==> flow/design.v <==
`timescale 1ns/1ps
module MODULE_STATIC_PROCESS (
    input clk,
    input rst,
    input [3:0] state_info,
    input [11:0] read_from_aux,
    input [11:0] read_from_ram,
    output reg [11:0] write2aux,
    output reg [11:0] write2ram,
    output reg [9:0] write2aux_addr,
    output reg [9:0] read_from_aux_addr,
    output reg [18:0] write2ram_addr,
    output reg[18:0] read_from_ram_addr,
    output reg ena_write_ram,
    output done
);
reg [18:0] cnt;
reg done_;
assign done=done_;
reg [4:0] cnt_buffer;
reg [11:0] color_buffer;
reg [11:0] buffer;
reg [11:0] color_reduced;
reg [15:0] color_cnt_1;
reg [15:0] color_cnt_2;
reg [15:0] color_cnt_3;
reg [15:0] color_cnt_4;
reg [15:0] color_cnt_5;
reg [15:0] color_cnt_6;
reg [15:0] color_cnt_7;
reg [15:0] color_cnt_8;
reg [15:0] color_cnt_9;
reg [15:0] color_cnt_10;
reg [15:0] color_cnt_11;
reg [15:0] color_cnt_12;
reg [15:0] color_cnt_13;
reg [15:0] color_cnt_14;
reg [15:0] color_cnt_15;
reg [15:0] color_cnt_16;
reg is_read_done;
always @(posedge clk) 
begin
    if(!rst)
    begin
      cnt=0;
      done_=0;
      cnt_buffer=0;
      color_buffer=0;
      buffer=0;
      color_reduced=0;
      color_cnt_1=0;
      color_cnt_2=0;
      color_cnt_3=0;
      color_cnt_4=0;
      color_cnt_5=0;
      color_cnt_6=0;
      color_cnt_7=0;
      color_cnt_8=0;
      color_cnt_9=0;
      color_cnt_10=0;
      color_cnt_11=0;
      color_cnt_12=0;
      color_cnt_13=0;
      color_cnt_14=0;
      color_cnt_15=0;
      color_cnt_16=0;
      is_read_done=0;
      write2aux=0;
      write2ram=0;
      write2aux_addr=0;
      read_from_aux_addr=0;
      write2ram_addr=0;
      read_from_ram_addr=0;
      ena_write_ram=0;
    end
    else if(done_==0&&(state_info==4'b1000||state_info==4'b1001))
    begin
      if(cnt_buffer==4'b0000)
      begin
        if(state_info==4'b1000)
          color_buffer=(read_from_ram[11:8]*8'd30+read_from_ram[7:4]*8'd59+read_from_ram[3:0]*8'd11)*9/8'd100;
        else if(state_info==4'b1001)
          color_buffer=(read_from_ram[11:8]*8'd30+read_from_ram[7:4]*8'd59+read_from_ram[3:0]*8'd11)*8/8'd100;
        read_from_ram_addr=cnt-641;
        cnt_buffer=cnt_buffer+1;
      end
      else if(cnt_buffer==4'b0001)  
      begin
        if(cnt%640==0||cnt<640)
            color_buffer=color_buffer-0;
        else
        begin
          color_reduced=(read_from_ram[11:8]*8'd30+read_from_ram[7:4]*8'd59+read_from_ram[3:0]*8'd11)/8'd100;
          if(color_buffer<color_reduced)
            color_buffer=0;
          else
            color_buffer=color_buffer-color_reduced;
        end
        read_from_ram_addr=cnt-640;
        cnt_buffer=cnt_buffer+1;
      end
      else if(cnt_buffer==4'b0010)  
      begin
        if(cnt<640)
            color_buffer=color_buffer-0;
        else
        begin
          color_reduced=(read_from_ram[11:8]*8'd30+read_from_ram[7:4]*8'd59+read_from_ram[3:0]*8'd11)/8'd100;
          if(color_buffer<color_reduced)
            color_buffer=0;
          else
            color_buffer=color_buffer-color_reduced;
        end
        read_from_ram_addr=cnt-639;
        cnt_buffer=cnt_buffer+1;
      end
      else if(cnt_buffer==4'b0011)  
      begin
        if(cnt<640||(cnt-639)%640==0)
            color_buffer=color_buffer-0;
        else
        begin
          color_reduced=(read_from_ram[11:8]*8'd30+read_from_ram[7:4]*8'd59+read_from_ram[3:0]*8'd11)/8'd100;
          if(color_buffer<color_reduced)
            color_buffer=0;
          else
            color_buffer=color_buffer-color_reduced;
        end
        read_from_ram_addr=cnt-1;
        cnt_buffer=cnt_buffer+1;
      end
      else if(cnt_buffer==4'b0100)  
      begin
        if(cnt%640==0)
            color_buffer=color_buffer-0;
        else
        begin
        color_reduced=(read_from_ram[11:8]*8'd30+read_from_ram[7:4]*8'd59+read_from_ram[3:0]*8'd11)/8'd100;
          if(color_buffer<color_reduced)
            color_buffer=0;
          else
            color_buffer=color_buffer-color_reduced;
        end
        read_from_ram_addr=cnt+1;
        cnt_buffer=cnt_buffer+1;
      end
      else if(cnt_buffer==4'b0101)  
      begin
        if(cnt>=639&&(cnt-639)%640==0)
          color_buffer=color_buffer-0;
        else 
        begin
          color_reduced=(read_from_ram[11:8]*8'd30+read_from_ram[7:4]*8'd59+read_from_ram[3:0]*8'd11)/8'd100;
          if(color_buffer<color_reduced)
            color_buffer=0;
          else
            color_buffer=color_buffer-color_reduced;
        end
        read_from_ram_addr=cnt+640-1;
        cnt_buffer=cnt_buffer+1;
      end
      else if(cnt_buffer==4'b0110)  
      begin
        if(cnt%640==0||cnt>640*479)
            color_buffer=color_buffer-0;
        else 
        begin
          color_reduced=(read_from_ram[11:8]*8'd30+read_from_ram[7:4]*8'd59+read_from_ram[3:0]*8'd11)/8'd100;
          if(color_buffer<color_reduced)
            color_buffer=0;
          else
            color_buffer=color_buffer-color_reduced;
        end
        read_from_ram_addr=cnt+640;
        cnt_buffer=cnt_buffer+1;
      end
      else if(cnt_buffer==4'b0111) 
      begin
        if(cnt>640*479)
            color_buffer=color_buffer-0;
        else
        begin
          color_reduced=(read_from_ram[11:8]*8'd30+read_from_ram[7:4]*8'd59+read_from_ram[3:0]*8'd11)/8'd100;
          if(color_buffer<color_reduced)
            color_buffer=0;
          else
            color_buffer=color_buffer-color_reduced;
        end
        read_from_aux_addr=(cnt-1)%640;  
        read_from_ram_addr=cnt+640+1;
        cnt_buffer=cnt_buffer+1;
      end
      else if(cnt_buffer==4'b1000)   
      begin
        if(cnt>640*479||(cnt>=630&&(cnt-639)%640==0))
            color_buffer=color_buffer-0;
        else
        begin
          color_reduced=(read_from_ram[11:8]*8'd30+read_from_ram[7:4]*8'd59+read_from_ram[3:0]*8'd11)/8'd100;
          if(color_buffer<color_reduced)
            color_buffer=0;
          else
            color_buffer=color_buffer-color_reduced;
        end
        color_buffer={color_buffer[3:0],color_buffer[3:0],color_buffer[3:0]};
        cnt=cnt+1;
        ena_write_ram=1;
        read_from_ram_addr=cnt; 
        cnt_buffer=0;
        write2ram_addr=cnt-640-2;
        read_from_aux_addr=(cnt-2)%640;
        write2ram=read_from_aux;   
        write2aux_addr=(cnt-2)%640;
        write2aux=buffer;
        buffer=color_buffer;
        if(cnt==640*480)
        begin
            done_=1;
            ena_write_ram=0;
            cnt=0;
            cnt_buffer=0;
        end
      end
    end
    else if(done_==0&& state_info==4'b1010)
    begin
          if(cnt_buffer==4'b0000)
          begin
            color_buffer=(read_from_ram[11:8]*8'd30+read_from_ram[7:4]*8'd59+read_from_ram[3:0]*8'd11)*4/8'd100;
            read_from_ram_addr=cnt-641;
            cnt_buffer=cnt_buffer+1;
          end
          else if(cnt_buffer==4'b0001)  
          begin
            if(cnt%640==0||cnt<640)
                color_buffer=color_buffer+0;
            else
            begin
              color_reduced=(read_from_ram[11:8]*8'd30+read_from_ram[7:4]*8'd59+read_from_ram[3:0]*8'd11)/8'd100;
              color_buffer=color_buffer+color_reduced;
            end
            read_from_ram_addr=cnt-640;
            cnt_buffer=cnt_buffer+1;
          end
          else if(cnt_buffer==4'b0010)  
          begin
            if(cnt<640)
                color_buffer=color_buffer-0;
            else
            begin
              color_reduced=(read_from_ram[11:8]*8'd30+read_from_ram[7:4]*8'd59+read_from_ram[3:0]*8'd11)*2/8'd100;
              color_buffer=color_buffer+color_reduced;
            end
            read_from_ram_addr=cnt-639;
            cnt_buffer=cnt_buffer+1;
          end
          else if(cnt_buffer==4'b0011)  
          begin
            if(cnt<640||(cnt-639)%640==0)
                color_buffer=color_buffer-0;
            else
            begin
              color_reduced=(read_from_ram[11:8]*8'd30+read_from_ram[7:4]*8'd59+read_from_ram[3:0]*8'd11)/8'd100;
              color_buffer=color_buffer+color_reduced;
            end
            read_from_ram_addr=cnt-1;
            cnt_buffer=cnt_buffer+1;
          end
          else if(cnt_buffer==4'b0100)  
          begin
            if(cnt%640==0)
                color_buffer=color_buffer-0;
            else
            begin
              color_reduced=(read_from_ram[11:8]*8'd30+read_from_ram[7:4]*8'd59+read_from_ram[3:0]*8'd11)*2/8'd100;
              color_buffer=color_buffer+color_reduced;
            end
            read_from_ram_addr=cnt+1;
            cnt_buffer=cnt_buffer+1;
          end
          else if(cnt_buffer==4'b0101)  
          begin
            if(cnt>=639&&(cnt-639)%640==0)
              color_buffer=color_buffer-0;
            else 
            begin
              color_reduced=(read_from_ram[11:8]*8'd30+read_from_ram[7:4]*8'd59+read_from_ram[3:0]*8'd11)*2/8'd100;
              color_buffer=color_buffer+color_reduced;
            end
            read_from_ram_addr=cnt+640-1;
            cnt_buffer=cnt_buffer+1;
          end
          else if(cnt_buffer==4'b0110)  
          begin
            if(cnt%640==0||cnt>640*479)
                color_buffer=color_buffer-0;
            else 
            begin
              color_reduced=(read_from_ram[11:8]*8'd30+read_from_ram[7:4]*8'd59+read_from_ram[3:0]*8'd11)/8'd100;
              color_buffer=color_buffer+color_reduced;
            end
            read_from_ram_addr=cnt+640;
            cnt_buffer=cnt_buffer+1;
          end
          else if(cnt_buffer==4'b0111) 
          begin
            if(cnt>640*479)
                color_buffer=color_buffer-0;
            else
            begin
              color_reduced=(read_from_ram[11:8]*8'd30+read_from_ram[7:4]*8'd59+read_from_ram[3:0]*8'd11)*2/8'd100;
              color_buffer=color_buffer+color_reduced;
            end
            read_from_aux_addr=(cnt-1)%640;  
            read_from_ram_addr=cnt+640+1;
            cnt_buffer=cnt_buffer+1;
          end
          else if(cnt_buffer==4'b1000)   
          begin
            if(cnt>640*479||(cnt>=630&&(cnt-639)%640==0))
                color_buffer=color_buffer-0;
            else
            begin
              color_reduced=(read_from_ram[11:8]*8'd30+read_from_ram[7:4]*8'd59+read_from_ram[3:0]*8'd11)/8'd100;
              color_buffer=color_buffer+color_reduced;
            end
            color_buffer=color_buffer/16;
            color_buffer={color_buffer[3:0],color_buffer[3:0],color_buffer[3:0]};
            cnt=cnt+1;
            ena_write_ram=1;
            read_from_ram_addr=cnt;  
            cnt_buffer=0;
            write2ram_addr=cnt-640-2; 
            read_from_aux_addr=(cnt-2)%640;
            write2ram=read_from_aux;   
            write2aux_addr=(cnt-2)%640;
            write2aux=buffer;
            buffer=color_buffer;
            if(cnt==640*480)
            begin
                done_=1;
                ena_write_ram=0;
                    cnt=0;
                cnt_buffer=0;
            end
          end
    end
    else if(done_==0&& state_info==4'b1011)
    begin
          if(cnt_buffer==4'b0000)
          begin
            color_buffer=12'b000000000111;
            read_from_ram_addr=cnt-641;
            cnt_buffer=cnt_buffer+1;
          end
          else if(cnt_buffer==4'b0001)  
          begin
            if(cnt%640==0||cnt<640)
                color_buffer=color_buffer+0;
            else
            begin
              color_reduced=(read_from_ram[11:8]*8'd30+read_from_ram[7:4]*8'd59+read_from_ram[3:0]*8'd11)/8'd100;
              color_buffer=color_buffer+color_reduced;
            end
            read_from_ram_addr=cnt-640;
            cnt_buffer=cnt_buffer+1;
          end
          else if(cnt_buffer==4'b0010)  
          begin
            color_buffer=color_buffer-0;
            read_from_ram_addr=cnt-639;
            cnt_buffer=cnt_buffer+1;
          end
          else if(cnt_buffer==4'b0011)  
          begin
            color_buffer=color_buffer-0;
            read_from_ram_addr=cnt-1;
            cnt_buffer=cnt_buffer+1;
          end
          else if(cnt_buffer==4'b0100)  
          begin
            color_buffer=color_buffer-0;
            read_from_ram_addr=cnt+1;
            cnt_buffer=cnt_buffer+1;
          end
          else if(cnt_buffer==4'b0101)  
          begin
            color_buffer=color_buffer-0;
            read_from_ram_addr=cnt+640-1;
            cnt_buffer=cnt_buffer+1;
          end
          else if(cnt_buffer==4'b0110)  
          begin
            color_buffer=color_buffer-0;
            read_from_ram_addr=cnt+640;
            cnt_buffer=cnt_buffer+1;
          end
          else if(cnt_buffer==4'b0111) 
          begin
            color_buffer=color_buffer-0;
            read_from_aux_addr=(cnt-1)%640;  
            read_from_ram_addr=cnt+640+1;
            cnt_buffer=cnt_buffer+1;
          end
          else if(cnt_buffer==4'b1000)   
          begin
            if(cnt>640*479||(cnt>=630&&(cnt-639)%640==0))
                color_buffer=color_buffer-0;
            else
            begin
              color_reduced=(read_from_ram[11:8]*8'd30+read_from_ram[7:4]*8'd59+read_from_ram[3:0]*8'd11)/8'd100;
              if(color_buffer>color_reduced)
                color_buffer=color_buffer-color_reduced;
              else
                color_buffer=0;
            end
            color_buffer={color_buffer[3:0],color_buffer[3:0],color_buffer[3:0]};
            cnt=cnt+1;
            ena_write_ram=1;
            read_from_ram_addr=cnt;  
            cnt_buffer=0;
            write2ram_addr=cnt-640-2; 
            read_from_aux_addr=(cnt-2)%640;
            write2ram=read_from_aux;   
            write2aux_addr=(cnt-2)%640;
            write2aux=buffer;
            buffer=color_buffer;
            if(cnt==640*480)
            begin
                done_=1;
                ena_write_ram=0;
                    cnt=0;
                cnt_buffer=0;
            end
          end
    end
    else if(done_==1'b1&&state_info<4'b1000)
    begin
      done_=1'b0;
      read_from_aux_addr=0;
      read_from_ram_addr=0;
      cnt=0;
      color_cnt_1=0;
      color_cnt_2=0;
      color_cnt_3=0;
      color_cnt_4=0;
      color_cnt_5=0;
      color_cnt_6=0;
      color_cnt_7=0;
      color_cnt_8=0;
      color_cnt_9=0;
      color_cnt_10=0;
      color_cnt_11=0;
      color_cnt_12=0;
      color_cnt_13=0;
      color_cnt_14=0;
      color_cnt_15=0;
      color_cnt_16=0;
      is_read_done=0;
    end
    else if(done_==1'b0 && state_info==4'b1100)
    begin
      if(cnt==480*640&&is_read_done==0)
      begin
        is_read_done=1;
        cnt=0;
      end
      if(is_read_done==0&&cnt<480*640)
      begin
        read_from_ram_addr=cnt;
        color_reduced=(read_from_ram[11:8]*8'd30+read_from_ram[7:4]*8'd59+read_from_ram[3:0]*8'd11)/8'd100;
        if(color_reduced[3:0]==4'b0000)
          color_cnt_1=color_cnt_1+1;
        else if(color_reduced[3:0]==4'b0001)
          color_cnt_2=color_cnt_2+1;
        else if(color_reduced[3:0]==4'b0010)
          color_cnt_3=color_cnt_3+1;
        else if(color_reduced[3:0]==4'b0011)
          color_cnt_4=color_cnt_4+1;
        else if(color_reduced[3:0]==4'b0100)
          color_cnt_5=color_cnt_5+1;
        else if(color_reduced[3:0]==4'b0101)
          color_cnt_6=color_cnt_6+1;
        else if(color_reduced[3:0]==4'b0110)
          color_cnt_7=color_cnt_7+1;
        else if(color_reduced[3:0]==4'b0111)
          color_cnt_8=color_cnt_8+1;
        else if(color_reduced[3:0]==4'b1000)
          color_cnt_9=color_cnt_9+1;
        else if(color_reduced[3:0]==4'b1001)
          color_cnt_10=color_cnt_10+1;
        else if(color_reduced[3:0]==4'b1010)
          color_cnt_11=color_cnt_11+1;
        else if(color_reduced[3:0]==4'b1011)
          color_cnt_12=color_cnt_12+1;
        else if(color_reduced[3:0]==4'b1100)
          color_cnt_13=color_cnt_13+1;
        else if(color_reduced[3:0]==4'b1101)
          color_cnt_14=color_cnt_14+1;
        else if(color_reduced[3:0]==4'b1110)
          color_cnt_15=color_cnt_15+1;
        else if(color_reduced[3:0]==4'b1111)
          color_cnt_16=color_cnt_16+1;
        cnt=cnt+1;
      end
      else if(is_read_done==1&&done_==0)
      begin
        if(cnt==640*480)
        begin
          done_=1;
          ena_write_ram=0;
        end
        else
        begin
          ena_write_ram=1;
          write2ram_addr=cnt;
          if(cnt%640<40)  
          begin
            if((480-(cnt/640))<color_cnt_1/160)
              write2ram=12'hFFD;
            else
              write2ram=12'b000000000000;
          end
          else if(cnt%640<80)
          begin
            if((480-(cnt/640))<color_cnt_2/160)
              write2ram=12'hFF0;
            else
              write2ram=12'b000000000000;
          end
          else if(cnt%640<120)
          begin
            if((480-(cnt/640))<color_cnt_3/160)
              write2ram=12'hFFF;
            else
              write2ram=12'b000000000000;
          end
          else if(cnt%640<160)
          begin
            if((480-(cnt/640))<color_cnt_4/160)
              write2ram=12'h0f0;
            else
              write2ram=12'b000000000000;
          end
          else if(cnt%640<200)
          begin
            if((480-(cnt/640))<color_cnt_5/160)
              write2ram=12'hFFE;
            else
              write2ram=12'b000000000000;
          end
          else if(cnt%640<240)
          begin
            if((480-(cnt/640))<color_cnt_6/160)
              write2ram=12'hCFC;
            else
              write2ram=12'b000000000000;
          end
          else if(cnt%640<280)
          begin
            if((480-(cnt/640))<color_cnt_7/160)
              write2ram=12'hfed;
            else
              write2ram=12'b000000000000;
          end
          else if(cnt%640<320)
          begin
            if((480-(cnt/640))<color_cnt_8/160)
              write2ram=12'h9ff;
            else
              write2ram=12'b000000000000;
          end
          else if(cnt%640<360)
          begin
            if((480-(cnt/640))<color_cnt_9/160)
              write2ram=12'hfdb;
            else
              write2ram=12'b000000000000;
          end
          else if(cnt%640<400)
          begin
            if((480-(cnt/640))<color_cnt_10/160)
              write2ram=12'hbff;
            else
              write2ram=12'b000000000000;
          end
          else if(cnt%640<440)
          begin
            if((480-(cnt/640))<color_cnt_11/160)
              write2ram=12'hfeb;
            else
              write2ram=12'b000000000000;
          end
          else if(cnt%640<480)
          begin
            if((480-(cnt/640))<color_cnt_12/160)
              write2ram=12'h8cf;
            else
              write2ram=12'b000000000000;
          end
          else if(cnt%640<520)
          begin
            if((480-(cnt/640))<color_cnt_13/160)
              write2ram=12'heef;
            else
              write2ram=12'b000000000000;
          end
          else if(cnt%640<560)
          begin
            if((480-(cnt/640))<color_cnt_14/160)
              write2ram=12'h9f9;
            else
              write2ram=12'b000000000000;
          end
          else if(cnt%640<600)
          begin
            if((480-(cnt/640))<color_cnt_15/160)
              write2ram=12'hfee;
            else
              write2ram=12'b000000000000;
          end
          else if(cnt%640<640)
          begin
            if((480-(cnt/640))<color_cnt_16/160)
              write2ram=12'hfcc;
            else
              write2ram=12'b000000000000;
          end
          cnt=cnt+1;
        end
      end
    end
end
endmodule  
==> Step by step through the tools: MODULE_STATIC_PROCESS <==
What the tools print for MODULE_STATIC_PROCESS, step after step.
Line numbers count from 1 in the design file above.
Operators carry their Yosys type and port widths (W data, S select, Z words).
Cell names lack the library's common part.
{ "setup": {"top_module": "MODULE_STATIC_PROCESS", "clock": "clk", "lib": "sky130hd", "lib_corner": "tt_025C_1v80"} }

==> Elaborated design <==
Counts by Yosys on the flattened word-level netlist (proc, flatten, opt, wreduce; memories kept). Register bits leave out memories and registers merged into their read ports (data or address). Print and check cells are left out.
{ "word_totals": {"reg_bits": 389, "inputBits": 30, "out_inout_bits": 84, "elab_cells": 768} }
{ "classes": {"addsub": 37, "mul": 7, "n_div": 27, "compare": 40, "equal": 94, "muxes": 456, "n_logic": 8, "reduce_logical": 70} }
{ "op_table": {"columns": ["cell", "count"], "rows": [
  ["$div A16 B8 Y32 const B", 16],
  ["$mux W16", 184],
  ["$mux W12", 128],
  ["$mux W19", 57],
  ["$mod A32 B10 Y32 const B", 3],
  ["$div A32 B7 Y32 const B", 4],
  ["$mod A19 B10 Y32 const B", 2],
  ["$lt A32 B32 Y1", 16],
  ["$div A19 B10 Y32 const B", 1],
  ["$add A16 B1 Y16 const B", 16],
  ["$mux W10", 25],
  ["$lt A32 B9 Y1 const B", 6],
  ["$lt A32 B10 Y1 const B", 4],
  ["$mul A32 B4 Y32 const B", 1],
  ["$mul A4 B4 Y8 const B", 4],
  ["$lt A32 B8 Y1 const B", 3],
  ["$div A12 B7 Y12 const B", 1],
  ["$mul A4 B6 Y10 const B", 2],
  ["$ne A2 B2 Y1 const B", 35],
  ["$lt A32 B7 Y1 const B", 2],
  ["$logic_not A32 Y1", 2],
  ["$mux W5", 12],
  ["$add A19 B1 Y19 const B", 3],
  ["$sub A19 B10 Y19 const B", 3],
  ["$eq A19 B19 Y1 const B", 3],
  ["$eq A4 B4 Y1 const B", 13],
  ["$reduce_and A24 Y1", 2],
  ["$mux W1", 45]
]} }
Other operator kinds: 70; their cells: 146.

==> Depth <==
Yosys ltp: most cells in a row. Word level: on the elaborated netlist, between registers, memories and ports. Mapped: between sequential cells and ports; inverters and the memories' decode and read muxes count.
{ "logic_depth": {"depth_word": 37, "abc_area": 1, "depth_mapped": 180, "depth_no_buf": 175} }

==> Mapped cells and area <==
Yosys stat after the flow's synthesis: flattened, memories mapped to cells. It holds for the ABC_AREA given above (unset counts as 0); a run with the other value may have another netlist.
Totals and module areas in this step are rounded.
{ "synth_totals": {"stdcells": 5792, "mapped_area_um2": 35700, "ffs": 373, "n_buf": 197} }
{ "types": {"columns": ["cell_type", "count"], "rows": [
  ["dfxtp_1", 373],
  ["nand2_1", 1075],
  ["inv_1", 884],
  ["o21ai_0", 509],
  ["nor2_1", 613],
  ["a21oi_1", 418],
  ["ha_1", 153],
  ["nand3_1", 356],
  ["xor2_1", 139],
  ["nor3_1", 200],
  ["fa_1", 32],
  ["o211ai_1", 77],
  ["clkbuf_1", 147],
  ["nand2_2", 81],
  ["o221ai_1", 49],
  ["nand4_1", 60],
  ["nand2_4", 33],
  ["a221oi_1", 32]
]} }
Not listed: further types 63, cells in them 561.

==> Timing after synthesis <==
OpenSTA on the mapped netlist: ideal clock, no wires. The path of least setup slack (recovery checks aside). Input and output delay are each 20% of the period. Register names are those of the netlist, which keeps one name where synthesis merged equal registers.
{ "synth_path": {"path_type": "in2reg", "start": "input port read_from_ram[8]", "end": "register color_buffer[10]", "tclk_ns": 29.0, "in_delay_ns": 5.800, "setup_ns": 0.095, "t_arrival_ns": 27.061, "required_time_ns": 28.905, "path_slack_ns": 1.843, "delay_ns": 21.356, "stages": 140, "path_buffers": 3, "period_less_setup_slack_ns": 27.157} }
"delay_ns" is the arrival time less input delay plus setup time.
"stages" counts driving pins, that of a launching flip-flop among them; a cell with two outputs on the path counts twice.
"period_less_setup_slack_ns" is the clock period less the worst setup slack; recovery checks do not enter. This is arithmetic on one report: input and output delays are still those of the set period (20% each).
The rows between start and end are the longest chain of elaborated cells between them; the timing report does not say that the signal goes this way. Where chains are equally long, one stands for them.
A line is the first line of the expression or statement that the cell stems from. Yosys adds cells for indexed reads and writes and turns some case tables into memories.
At most two assigning lines are given for a register; there are more.
{ "synth_between": {"cell_sequence": "fa_1 > fa_1 > inv_1 > fa_1 > inv_1 > ha_1 > fa_1 > fa_1 > inv_1 > fa_1 > inv_1 > ha_1 > a21oi_1 > inv_1 > a31oi_1 > or2_2 > nand2_1 > a21oi_1 > (+104 left out) > nand3_1 > nand2_1 > a21oi_1 > o21ai_0 > nand2_1 > inv_1 > nor2_1 > nor2_1 > nor2_1 > o21bai_1 > a21oi_1 > xor2_1 > inv_1 > o221ai_1 > a21oi_1 > o211ai_1 > o211ai_1 > a221oi_1", "elab_chain_len": 19, "cone_cells": 68, "cone_classes": "add/sub (7); mul (3); div (5); compare (2); mux (51)"} }
{ "synth_rtl": {"columns": ["item", "line", "text"], "rows": [
  ["start, declared", 7, "input [11:0] read_from_ram,"],
  ["$mul A4 B4 Y8", 411, "color_reduced=(read_from_ram[11:8]*8'd30+read_from_ram[7:4]*8'd59+read_from_ram[3:0]*8'd11)/8'd100;"],
  ["$add A9 B10 Y11", 411, null],
  ["$add A11 B8 Y12", 411, null],
  ["$div A12 B7 Y12", 411, null],
  ["$sub A12 B12 Y12", 413, "color_buffer=color_buffer-color_reduced;"],
  ["$mux W4", 412, "if(color_buffer>color_reduced)"],
  ["$mux W4", 407, "if(cnt>640*479||(cnt>=630&&(cnt-639)%640==0))"],
  ["(+5 left out)", null, null],
  ["$mux W12", 374, "else if(cnt_buffer==4'b0011)"],
  ["$mux W12", 368, "else if(cnt_buffer==4'b0010)"],
  ["$mux W12", 356, "else if(cnt_buffer==4'b0001)"],
  ["$mux W12", 350, "if(cnt_buffer==4'b0000)"],
  ["$mux W12", 348, "else if(done_==0&& state_info==4'b1011)"],
  ["$mux W12", 225, "else if(done_==0&& state_info==4'b1010)"],
  ["$mux W12", 76, "else if(done_==0&&(state_info==4'b1000||state_info==4'b1001))"],
  ["end, assigned", 81, "color_buffer=(read_from_ram[11:8]*8'd30+read_from_ram[7:4]*8'd59+read_from_ram[3:0]*8'd11)*9/8'd100;"],
  ["end, assigned", 83, "color_buffer=(read_from_ram[11:8]*8'd30+read_from_ram[7:4]*8'd59+read_from_ram[3:0]*8'd11)*8/8'd100;"],
  ["end, declared", 21, "reg [11:0] color_buffer;"]
]} }

==> Worst path after layout <==
From the final timing report of job 1: the path of least setup slack in the routed layout; clock arrival at registers is part of the times.
{ "layout_path": {"path_type": "in2reg", "start": "input port read_from_ram[8]", "end": "register color_buffer[11]", "tclk_ns": 29.0, "in_delay_ns": 5.80, "setup_ns": 0.08, "t_arrival_ns": 26.80, "required_time_ns": 29.49, "path_slack_ns": 2.69, "stages": 152, "path_buffers": 1} }
The rows between start and end are the longest chain of elaborated cells between them; the timing report does not say that the signal goes this way. Where chains are equally long, one stands for them.
At most two assigning lines are given for a register; there are more.
{ "layout_between": {"cell_sequence": "buf_8 > fa_2 > fa_1 > inv_2 > fa_1 > inv_2 > ha_4 > fa_1 > fa_1 > inv_1 > fa_1 > inv_2 > ha_4 > a21oi_2 > inv_1 > a31oi_2 > or2_4 > nand2_1 > (+116 left out) > a21oi_2 > nor2_1 > nor2_1 > inv_1 > a21oi_2 > inv_1 > a21oi_2 > nor2_1 > nor2_2 > xor2_2 > o21ai_1 > a2bb2oi_1 > o32ai_1 > o211ai_1 > nand2_1 > nand2_1 > nand3_2 > a221oi_2", "elab_chain_len": 19, "cone_cells": 68, "cone_classes": "add/sub (7); mul (3); div (5); compare (2); mux (51)"} }
{ "layout_rtl": {"columns": ["item", "line", "text"], "rows": [
  ["start, declared", 7, "input [11:0] read_from_ram,"],
  ["$mul A4 B4 Y8", 411, "color_reduced=(read_from_ram[11:8]*8'd30+read_from_ram[7:4]*8'd59+read_from_ram[3:0]*8'd11)/8'd100;"],
  ["$add A9 B10 Y11", 411, null],
  ["$add A11 B8 Y12", 411, null],
  ["$div A12 B7 Y12", 411, null],
  ["$sub A12 B12 Y12", 413, "color_buffer=color_buffer-color_reduced;"],
  ["$mux W4", 412, "if(color_buffer>color_reduced)"],
  ["$mux W4", 407, "if(cnt>640*479||(cnt>=630&&(cnt-639)%640==0))"],
  ["(+5 left out)", null, null],
  ["$mux W12", 374, "else if(cnt_buffer==4'b0011)"],
  ["$mux W12", 368, "else if(cnt_buffer==4'b0010)"],
  ["$mux W12", 356, "else if(cnt_buffer==4'b0001)"],
  ["$mux W12", 350, "if(cnt_buffer==4'b0000)"],
  ["$mux W12", 348, "else if(done_==0&& state_info==4'b1011)"],
  ["$mux W12", 225, "else if(done_==0&& state_info==4'b1010)"],
  ["$mux W12", 76, "else if(done_==0&&(state_info==4'b1000||state_info==4'b1001))"],
  ["end, assigned", 81, "color_buffer=(read_from_ram[11:8]*8'd30+read_from_ram[7:4]*8'd59+read_from_ram[3:0]*8'd11)*9/8'd100;"],
  ["end, assigned", 83, "color_buffer=(read_from_ram[11:8]*8'd30+read_from_ram[7:4]*8'd59+read_from_ram[3:0]*8'd11)*8/8'd100;"],
  ["end, declared", 21, "reg [11:0] color_buffer;"]
]} }

Flow measurements of MODULE_STATIC_PROCESS on sky130hd: 6 stored runs with different settings, listed in no order. Input and output delays are each 20% of the period that was set; the output load is 0.01 pF.
"period_less_ws_ns": clock period set for the run, less the worst setup slack. It is reckoned from that one timing run; input and output delays stay at 20% of the period that was set.
"worst_setup_path_time_ns" is the time allowed to the run's worst setup path (the clock period less input and output delay, where it has them) less its slack. Clock arrival times count: a late capture clock shortens it, a late launch clock lengthens it.
The measured numbers are rounded.
[
  {
    "run": "job 1",
    "settings": { "ABC_AREA": 1, "CAP_MARGIN": 25, "CELL_PAD_IN_SITES_DETAIL_PLACEMENT": 1, "CORE_ASPECT_RATIO": 0.99, "CORE_UTILIZATION": 40, "CTS_CLUSTER_DIAMETER": 139, "CTS_CLUSTER_SIZE": 83, "HOLD_SLACK_MARGIN": 0.12, "MIN_ROUTING_LAYER": "met1", "PLACE_DENSITY_LB_ADDON": 0.12, "SETUP_SLACK_MARGIN": 5.0, "TNS_END_PERCENT": 75, "period_ns": 29.0, "CORE_MARGIN": 2, "SLEW_MARGIN": 20 },
    "results": { "synthArea_um2": 35700, "design_die_area_um2": 91700, "final_stdcell_area_um2": 40900, "worst_setup_slack_ns": 2.69, "setupTns_ns": 0.000, "ws_hold_ns": 0.464, "period_less_ws_ns": 26.314, "worst_setup_path_time_ns": 20.51, "path_kind": "in2reg" }
  },
  {
    "run": "job 2",
    "settings": { "ABC_AREA": 0, "CAP_MARGIN": 10, "CELL_PAD_IN_SITES_DETAIL_PLACEMENT": 1, "CELL_PAD_IN_SITES_GLOBAL_PLACEMENT": 2, "CORE_ASPECT_RATIO": 1.01, "CORE_UTILIZATION": 40, "CTS_CLUSTER_DIAMETER": 139, "CTS_CLUSTER_SIZE": 89, "GPL_ROUTABILITY_DRIVEN": 0, "GPL_TIMING_DRIVEN": 0, "MIN_ROUTING_LAYER": "met1", "PLACE_DENSITY_LB_ADDON": 0.12, "TNS_END_PERCENT": 75, "period_ns": 29.0, "CORE_MARGIN": 2, "SLEW_MARGIN": 20 },
    "results": { "synthArea_um2": 36600, "design_die_area_um2": 93900, "final_stdcell_area_um2": 42100, "worst_setup_slack_ns": 0.535, "setupTns_ns": 0.000, "ws_hold_ns": 0.465, "period_less_ws_ns": 28.465, "worst_setup_path_time_ns": 22.66, "path_kind": "in2reg" }
  },
  {
    "run": "job 3",
    "settings": { "CORE_UTILIZATION": 40, "PLACE_DENSITY": 0.6, "period_ns": 28.4, "CAP_MARGIN": 20, "CORE_MARGIN": 2, "SLEW_MARGIN": 20 },
    "results": { "synthArea_um2": 36600, "design_die_area_um2": 93900, "final_stdcell_area_um2": 42400, "worst_setup_slack_ns": 1.03, "setupTns_ns": 0.000, "ws_hold_ns": 0.453, "period_less_ws_ns": 27.369, "worst_setup_path_time_ns": 21.69, "path_kind": "in2reg" }
  },
  {
    "run": "job 4",
    "settings": { "CORE_UTILIZATION": 40, "PLACE_DENSITY": 0.6, "period_ns": 29.0, "CAP_MARGIN": 20, "CORE_MARGIN": 2, "SLEW_MARGIN": 20 },
    "results": { "synthArea_um2": 36600, "design_die_area_um2": 93900, "final_stdcell_area_um2": 41900, "worst_setup_slack_ns": 0.984, "setupTns_ns": 0.000, "ws_hold_ns": 0.450, "period_less_ws_ns": 28.016, "worst_setup_path_time_ns": 22.22, "path_kind": "in2reg" }
  },
  {
    "run": "job 5",
    "settings": { "ABC_AREA": 1, "CAP_MARGIN": 30, "CELL_PAD_IN_SITES_DETAIL_PLACEMENT": 0, "CELL_PAD_IN_SITES_GLOBAL_PLACEMENT": 3, "CORE_MARGIN": 9, "CORE_UTILIZATION": 47, "CTS_CLUSTER_DIAMETER": 263, "CTS_CLUSTER_SIZE": 20, "GPL_TIMING_DRIVEN": 1, "MAX_ROUTING_LAYER": "met4", "MIN_ROUTING_LAYER": "met1", "PLACE_DENSITY": 0.54, "SLEW_MARGIN": 15, "TNS_END_PERCENT": 25, "period_ns": 15.7 },
    "outcome": "no results, placement failed with GPL-0301"
  },
  {
    "run": "job 6",
    "settings": { "CAP_MARGIN": 30, "CELL_PAD_IN_SITES_DETAIL_PLACEMENT": 0, "CELL_PAD_IN_SITES_GLOBAL_PLACEMENT": 3, "CORE_MARGIN": 9, "CORE_UTILIZATION": 47, "CTS_CLUSTER_DIAMETER": 263, "CTS_CLUSTER_SIZE": 20, "GPL_TIMING_DRIVEN": 1, "MAX_ROUTING_LAYER": "met4", "MIN_ROUTING_LAYER": "met1", "PLACE_DENSITY": 0.54, "SLEW_MARGIN": 15, "TNS_END_PERCENT": 70, "period_ns": 19.2 },
    "outcome": "no results, placement failed with GPL-0301"
  }
]
